==> flow/design.v <==
`timescale 1ns/1ps
module solution (
    input clk,
    input rst,
    input row_valid,
    input [281:0] row_data,
    output reg [63:0] splitters_hit,
    output reg done
);
    localparam WIDTH = 141;
    localparam HEIGHT = 142;
    localparam ROW_BITS = 282;
    reg [31:0] y;
    reg [WIDTH-1:0] active_mask;
    reg [ROW_BITS-1:0] current_row_data;
    wire [WIDTH-1:0] next_active;
    wire [15:0]      row_hit_count;  
    genvar i;
    wire [WIDTH-1:0] effective_active;
    wire [WIDTH-1:0] is_split;
    wire [WIDTH-1:0] beam_throwing_left;  
    wire [WIDTH-1:0] beam_throwing_right;  
    wire [WIDTH-1:0] beam_passing_down;    
    generate
        for (i=0; i<WIDTH; i=i+1) begin : cells
            wire [1:0] code = current_row_data[2*i+1 : 2*i];
            assign is_split[i] = (code == 2'd1);
            wire is_source = (code == 2'd2);
            assign effective_active[i] = active_mask[i] | is_source;
            assign beam_throwing_left[i]  = effective_active[i] & is_split[i];
            assign beam_throwing_right[i] = effective_active[i] & is_split[i];
            assign beam_passing_down[i]   = effective_active[i] & (~is_split[i]);
        end
    endgenerate
    generate
        for (i=0; i<WIDTH; i=i+1) begin : routing
            wire from_left;
            wire from_right;
            wire from_up;
            if (i == 0) assign from_left = 0;
            else assign from_left = beam_throwing_right[i-1];  
            if (i == WIDTH-1) assign from_right = 0;
            else assign from_right = beam_throwing_left[i+1];  
            assign from_up = beam_passing_down[i];
            assign next_active[i] = from_left | from_right | from_up;
        end
    endgenerate
    reg [15:0] pop_count;
    integer k;
    always @(*) begin
        pop_count = 0;
        for (k=0; k<WIDTH; k=k+1) begin
            if (effective_active[k] && is_split[k]) begin
                pop_count = pop_count + 1;
            end
        end
    end
    always @(posedge clk) begin
        if (rst) begin
            y <= 0;
            active_mask <= 0;
            splitters_hit <= 0;
            done <= 0;
        end else begin
            if (!done && row_valid) begin
                splitters_hit <= splitters_hit + pop_count;
                active_mask <= next_active;
                if (y == HEIGHT - 1) begin
                    done <= 1;
                end else begin
                    y <= y + 1;
                end
            end
        end
    end
    always @(*) begin
        current_row_data = row_data;
    end
endmodule
==> reports on solution <==
Step by step through the tools: solution
Module solution before and after one edit of its RTL, step after step.
Lines under "orig" count in the file above, lines under "edited" in the edited file.
"delta" is "edited" less "orig", of the values as shown.
Cell names lack the library's common part.
{ "setup": {"top": "solution", "clock_port": "clk", "cell_library": "sky130hd", "pvt_corner": "tt_025C_1v80"} }

The edit
The edit as a unified diff against the file above.
The edit is scripted: it alters the design's behaviour and was not made to optimise anything.
begin of diff
@@ -25,5 +25,7 @@
         for (i=0; i<WIDTH; i=i+1) begin : cells
             wire [1:0] code = current_row_data[2*i+1 : 2*i];
-            assign is_split[i] = (code == 2'd1);
+            reg is_split_dly;
+            always @(posedge clk) is_split_dly <= (code == 2'd1);
+            assign is_split[i] = is_split_dly;
             wire is_source = (code == 2'd2);
             assign effective_active[i] = active_mask[i] | is_source;
end of diff

Word level
Source: Yosys, flattened and elaborated, memories not mapped. Widths are those after wreduce. Registers that Yosys merges into a memory's read port (data or address) are not register bits. Print and check cells do not count. Equal cells are merged and count once.
{ "classes": {"columns": ["item", "orig", "edited", "delta"], "rows": [
  ["n_shift", 0, 0, 0],
  ["n_logic", 845, 845, 0],
  ["mul", 0, 0, 0],
  ["add_sub_neg", 142, 142, 0],
  ["n_div", 0, 0, 0],
  ["eq_ne", 283, 283, 0],
  ["reduce_and_logical", 145, 145, 0],
  ["cmp", 0, 0, 0],
  ["mux", 141, 141, 0]
]} }
Operator kinds equal on both sides are left out: 14.
{ "bits": {"columns": ["item", "orig", "edited", "delta"], "rows": [
  ["mem_bits_ro", 0, 0, 0],
  ["mem_count", 0, 0, 0],
  ["in_bits", 285, 285, 0],
  ["word_cells", 1560, 1701, 141],
  ["clocked_rd_ports_x_width", 0, 0, 0],
  ["mem_bits_rw", 0, 0, 0],
  ["out_inout_bits", 65, 65, 0],
  ["latchBits", 0, 0, 0],
  ["regBits", 238, 379, 141]
]} }

Logic depth
Depth = most cells in a row (Yosys ltp): at word level without a register or memory, in the mapped netlist without a sequential cell, where the memories' decode and read muxes count.
{ "logic_depth": {"columns": ["item", "orig", "edited", "delta"], "rows": [
  ["word_depth", 285, 285, 0],
  ["ABC_AREA", "0", "0", null],
  ["mapped_depth", 471, 461, -10],
  ["ltp_nobuf", 470, 460, -10]
]} }

Synthesis result
Source: synth_stat.txt of the flow (Yosys; design flattened, memories mapped). It holds for the ABC_AREA given above (unset counts as 0); a run with the other value may have another netlist.
{ "types": {"columns": ["cell", "orig", "edited", "delta"], "rows": [
  ["dfxtp_1", 238, 379, 141],
  ["nand3b_1", 152, 40, -112],
  ["a311oi_1", 136, 29, -107],
  ["o21ai_0", 295, 387, 92],
  ["o22ai_1", 141, 50, -91],
  ["o2111ai_1", 15, 93, 78],
  ["or2_2", 134, 57, -77],
  ["a21oi_1", 326, 397, 71],
  ["xnor2_1", 893, 841, -52],
  ["nor2b_1", 223, 273, 50],
  ["nor3_1", 219, 260, 41],
  ["and3b_1", 49, 14, -35],
  ["nand4b_1", 44, 10, -34],
  ["nand2_1", 850, 817, -33],
  ["o21a_1", 38, 69, 31],
  ["mux2i_1", 109, 138, 29],
  ["nor4_1", 46, 73, 27],
  ["nor2_1", 958, 982, 24]
]} }
Cell types equal on both sides are left out: 15.
Not every row of either side is listed.
{ "mapped": {"columns": ["item", "orig", "edited", "delta"], "rows": [
  ["cell_count", 7969, 8094, 125],
  ["mapped_area_um2", 58036.9, 60443.0, 2406.1],
  ["ff_cells", 238, 379, 141],
  ["seqArea_um2", 4764.6, 7587.3, 2822.7],
  ["buf_cells", 229, 202, -27]
]} }

Path before layout
OpenSTA on the mapped netlist: ideal clock, no wires. The path of least setup slack (recovery checks aside). Input and output delay are each 20% of the period. Register names are those of the netlist, which keeps one name where synthesis merged equal registers.
{ "synth_timing": {"columns": ["item", "orig", "edited", "delta"], "rows": [
  ["path_kind", "input to register", "input to register", null],
  ["start", "input row_data[3]", "input row_data[1]", null],
  ["end", "register splitters_hit[58]", "register splitters_hit[63]", null],
  ["n_path_buf", 2, 1, -1],
  ["setup_slack_ns", -0.317, 1.035, 1.352],
  ["t_first_pin_ns", 20.000, 20.000, 0.000],
  ["required_time_ns", 99.872, 99.872, 0.000],
  ["path_delay_ns", 80.318, 78.965, -1.353],
  ["path_stages", 454, 460, 6],
  ["setup_ns", 0.128, 0.128, 0.000],
  ["clock_period_ns", 100.0, 100.0, 0.0],
  ["input_delay_ns", 20.000, 20.000, 0.000],
  ["arrival_time_ns", 100.190, 98.837, -1.353],
  ["period_less_setup_slack_ns", 100.317, 98.965, -1.352]
]} }
"path_delay_ns" is the arrival time less input delay plus setup time.
"path_stages" counts driving pins, that of a launching flip-flop among them; a cell with two outputs on the path counts twice.
"period_less_setup_slack_ns" is the clock period less the worst setup slack; recovery checks do not enter. This is arithmetic on one report: input and output delays are still those of the set period (20% each).
Between the ends stands the longest chain of elaborated cells between them, by number of cells; it is not shown to be the way that was timed. Of several equally long chains one is given.
Each line given opens the expression or statement behind the cell; cells for indexed reads and writes are added by Yosys, which also makes memories of some case tables.
{ "synth_between_orig": {"path_cell_list": "nand3b_1 ha_1 inv_1 xnor3_2 ha_1 nor4bb_1 a21oi_1 ha_1 nor4bb_1 a21o_1 a31oi_1 xnor2_1 a21oi_1 ha_1 or4bb_1 o311ai_1 a22oi_1 ha_1 [418 not listed] nand3b_1 nand2_1 xor2_1 or3_1 or3_1 a21oi_1 xnor3_1 ha_1 o21ai_0 a21oi_1 nand4_1 nor3_1 and3_1 clkbuf_1 nor2b_1 nand4_1 xor2_1 nor2_1", "elab_chain_cells": 283, "cone_cells": 284, "lines_between": 6, "cone_classes": "140 x add/sub; 2 x eq/ne; 140 x mux; 1 x logic; 1 x reduce/logical"} }
{ "synth_lines_orig": {"columns": ["item", "line_no", "source"], "rows": [
  ["from (decl)", 6, "input [281:0] row_data,"],
  ["== test 2 bit", 28, "wire is_source = (code == 2'd2);"],
  ["bitwise OR 1 bit", 29, "assign effective_active[i] = active_mask[i] | is_source;"],
  ["logical AND 1 bit", 53, "if (effective_active[k] && is_split[k]) begin"],
  ["two-way mux 16 bit", 53, null],
  ["adder 16 x 1 -> 16 bit", 54, "pop_count = pop_count + 1;"],
  ["two-way mux 16 bit", 53, null],
  ["adder 16 x 1 -> 16 bit", 54, null],
  ["[269 not listed]", null, null],
  ["adder 16 x 1 -> 16 bit", 54, null],
  ["two-way mux 16 bit", 53, null],
  ["adder 16 x 1 -> 16 bit", 54, null],
  ["two-way mux 16 bit", 53, null],
  ["adder 16 x 1 -> 16 bit", 54, null],
  ["two-way mux 16 bit", 53, null],
  ["adder 64 x 16 -> 64 bit", 66, "splitters_hit <= splitters_hit + pop_count;"],
  ["to (assign)", 62, "splitters_hit <= 0;"],
  ["to (assign)", 66, null],
  ["to (decl)", 7, "output reg [63:0] splitters_hit,"]
]} }
{ "synth_between_edited": {"path_cell_list": "nor2b_1 o21ai_0 inv_1 ha_1 a221oi_1 nor2_1 xor2_1 o21ai_0 ha_1 o21a_1 ha_1 inv_1 o211ai_1 o21a_1 ha_1 o21ai_0 xnor2_1 a21oi_1 [424 not listed] a21oi_1 o21bai_1 a21oi_1 o21bai_1 a21oi_1 nor2b_1 o211a_1 and3_1 and2_1 nor2b_1 and2_1 clkbuf_1 nor2b_1 nand2_1 nor2_1 nand3_1 xor2_1 nor2_1", "elab_chain_cells": 285, "cone_cells": 285, "lines_between": 5, "cone_classes": "141 x add/sub; 1 x eq/ne; 141 x mux; 1 x logic; 1 x reduce/logical"} }
{ "synth_lines_edited": {"columns": ["item", "line_no", "source"], "rows": [
  ["from (decl)", 6, "input [281:0] row_data,"],
  ["== test 2 bit", 30, "wire is_source = (code == 2'd2);"],
  ["bitwise OR 1 bit", 31, "assign effective_active[i] = active_mask[i] | is_source;"],
  ["logical AND 1 bit", 55, "if (effective_active[k] && is_split[k]) begin"],
  ["two-way mux 1 bit", 55, null],
  ["adder 16 x 1 -> 16 bit", 56, "pop_count = pop_count + 1;"],
  ["two-way mux 16 bit", 55, null],
  ["adder 16 x 1 -> 16 bit", 56, null],
  ["[271 not listed]", null, null],
  ["adder 16 x 1 -> 16 bit", 56, null],
  ["two-way mux 16 bit", 55, null],
  ["adder 16 x 1 -> 16 bit", 56, null],
  ["two-way mux 16 bit", 55, null],
  ["adder 16 x 1 -> 16 bit", 56, null],
  ["two-way mux 16 bit", 55, null],
  ["adder 64 x 16 -> 64 bit", 68, "splitters_hit <= splitters_hit + pop_count;"],
  ["to (assign)", 64, "splitters_hit <= 0;"],
  ["to (assign)", 68, null],
  ["to (decl)", 7, "output reg [63:0] splitters_hit,"]
]} }

Worst path after layout
From the final timing report of each run of pair A: the path of least setup slack in the routed layout; clock arrival at registers is part of the times.
{ "layout_timing": {"columns": ["item", "orig", "edited", "delta"], "rows": [
  ["path_kind", "input to register", "input to register", null],
  ["start", "input row_data[1]", "input row_data[4]", null],
  ["end", "register splitters_hit[63]", "register splitters_hit[55]", null],
  ["required_time_ns", 97.35, 97.49, 0.14],
  ["setup_ns", 0.14, 0.07, -0.07],
  ["path_stages", 454, 452, -2],
  ["setup_slack_ns", 3.86, 3.43, -0.43],
  ["n_path_buf", 18, 6, -12],
  ["input_delay_ns", 19.38, 19.38, 0.00],
  ["clock_period_ns", 96.9, 96.9, 0.0],
  ["arrival_time_ns", 93.49, 94.06, 0.57],
  ["t_first_pin_ns", 19.38, 19.38, 0.00]
]} }
Between the ends stands the longest chain of elaborated cells between them, by number of cells; it is not shown to be the way that was timed. Of several equally long chains one is given.
{ "layout_between_orig": {"path_cell_list": "dlymetal6s2s_1 nand3b_1 buf_6 ha_1 nand4b_1 o21ai_4 xor2_2 nand2_1 nand2_2 ha_4 nor4bb_4 a21oi_2 ha_1 nor4bb_4 a21o_1 a31oi_1 xnor2_1 a21oi_1 [418 not listed] or3_4 or3_1 a21oi_2 xnor3_1 ha_4 buf_4 inv_1 o21ai_1 buf_4 and3_4 nand3_4 nor3_4 nand3_2 nor2_2 buf_6 nand4_1 xor2_1 nor2_1", "elab_chain_cells": 285, "cone_cells": 286, "lines_between": 6, "cone_classes": "141 x add/sub; 2 x eq/ne; 141 x mux; 1 x logic; 1 x reduce/logical"} }
{ "layout_lines_orig": {"columns": ["item", "line_no", "source"], "rows": [
  ["from (decl)", 6, "input [281:0] row_data,"],
  ["== test 2 bit", 28, "wire is_source = (code == 2'd2);"],
  ["bitwise OR 1 bit", 29, "assign effective_active[i] = active_mask[i] | is_source;"],
  ["logical AND 1 bit", 53, "if (effective_active[k] && is_split[k]) begin"],
  ["two-way mux 1 bit", 53, null],
  ["adder 16 x 1 -> 16 bit", 54, "pop_count = pop_count + 1;"],
  ["two-way mux 16 bit", 53, null],
  ["adder 16 x 1 -> 16 bit", 54, null],
  ["[271 not listed]", null, null],
  ["adder 16 x 1 -> 16 bit", 54, null],
  ["two-way mux 16 bit", 53, null],
  ["adder 16 x 1 -> 16 bit", 54, null],
  ["two-way mux 16 bit", 53, null],
  ["adder 16 x 1 -> 16 bit", 54, null],
  ["two-way mux 16 bit", 53, null],
  ["adder 64 x 16 -> 64 bit", 66, "splitters_hit <= splitters_hit + pop_count;"],
  ["to (assign)", 62, "splitters_hit <= 0;"],
  ["to (assign)", 66, null],
  ["to (decl)", 7, "output reg [63:0] splitters_hit,"]
]} }
{ "layout_between_edited": {"path_cell_list": "clkdlybuf4s50_1 nor2b_4 o21ai_0 nand2_1 o21ai_2 ha_1 buf_4 xor2_1 a31oi_1 o21ai_0 buf_4 o21a_1 ha_4 o21ai_4 xnor2_2 a21oi_2 ha_4 o22ai_4 [416 not listed] a21oi_2 o21bai_1 a21oi_2 o21bai_1 a21oi_2 o21bai_1 a21oi_2 nor2b_1 o211a_1 and3_4 and2_4 nor2b_4 and2_4 nor2b_4 nand2_4 buf_6 or3_1 a21oi_1", "elab_chain_cells": 281, "cone_cells": 281, "lines_between": 5, "cone_classes": "139 x add/sub; 1 x eq/ne; 139 x mux; 1 x logic; 1 x reduce/logical"} }
{ "layout_lines_edited": {"columns": ["item", "line_no", "source"], "rows": [
  ["from (decl)", 6, "input [281:0] row_data,"],
  ["== test 2 bit", 30, "wire is_source = (code == 2'd2);"],
  ["bitwise OR 1 bit", 31, "assign effective_active[i] = active_mask[i] | is_source;"],
  ["logical AND 1 bit", 55, "if (effective_active[k] && is_split[k]) begin"],
  ["two-way mux 16 bit", 55, null],
  ["adder 16 x 1 -> 16 bit", 56, "pop_count = pop_count + 1;"],
  ["two-way mux 16 bit", 55, null],
  ["adder 16 x 1 -> 16 bit", 56, null],
  ["[267 not listed]", null, null],
  ["adder 16 x 1 -> 16 bit", 56, null],
  ["two-way mux 16 bit", 55, null],
  ["adder 16 x 1 -> 16 bit", 56, null],
  ["two-way mux 16 bit", 55, null],
  ["adder 16 x 1 -> 16 bit", 56, null],
  ["two-way mux 16 bit", 55, null],
  ["adder 64 x 16 -> 64 bit", 68, "splitters_hit <= splitters_hit + pop_count;"],
  ["to (assign)", 64, "splitters_hit <= 0;"],
  ["to (assign)", 68, null],
  ["to (decl)", 7, "output reg [63:0] splitters_hit,"]
]} }

Flow runs
Both versions went through the flow (Yosys, OpenROAD) with the same settings in each pair. Constraints: input delay and output delay 20% of the set period each, output load 0.01 pF.
{ "settings_pair_A": {"period_ns": 96.9, "CAP_MARGIN": 20, "CORE_MARGIN": 2, "CORE_UTILIZATION": 40, "SLEW_MARGIN": 20} }
{ "measured_pair_A": {"columns": ["item", "orig", "edited", "delta"], "rows": [
  ["achieved_clock_period_ns", 93.042, 93.469, 0.427],
  ["layout_stdcell_area_um2", 70817.9, 73596.8, 2778.9],
  ["worst_setup_slack_ns", 3.858, 3.431, -0.427],
  ["fin_util_frac", 0.492, 0.491, -0.001],
  ["timing.hold.ws_ns", 0.480, 0.430, -0.050],
  ["yosys_chip_area_um2", 58036.9, 60443.0, 2406.1],
  ["die_area_um2", 148156.0, 154233.0, 6077.0],
  ["tns_ns", 0.000, 0.000, 0.000]
]} }
{ "settings_pair_B": {"ABC_AREA": 0, "CAP_MARGIN": 40, "CORE_ASPECT_RATIO": 1.05, "CORE_UTILIZATION": 60, "PLACE_DENSITY": 0.82, "period_ns": 159.0, "CORE_MARGIN": 2, "SLEW_MARGIN": 20} }
{ "measured_pair_B": {"columns": ["item", "orig", "edited", "delta"], "rows": [
  ["achieved_clock_period_ns", 122.876, 121.062, -1.814],
  ["layout_stdcell_area_um2", 63636.0, 66755.3, 3119.3],
  ["worst_setup_slack_ns", 36.124, 37.938, 1.814],
  ["fin_util_frac", 0.665, 0.667, 0.002],
  ["timing.hold.ws_ns", 0.476, 0.466, -0.010],
  ["yosys_chip_area_um2", 58036.9, 60443.0, 2406.1],
  ["die_area_um2", 99232.0, 103294.0, 4062.0],
  ["tns_ns", 0.000, 0.000, 0.000]
]} }
"achieved_clock_period_ns" is the run's clock period less its worst setup slack. It is reckoned from that one timing run; input and output delays stay at 20% of the period that was set.
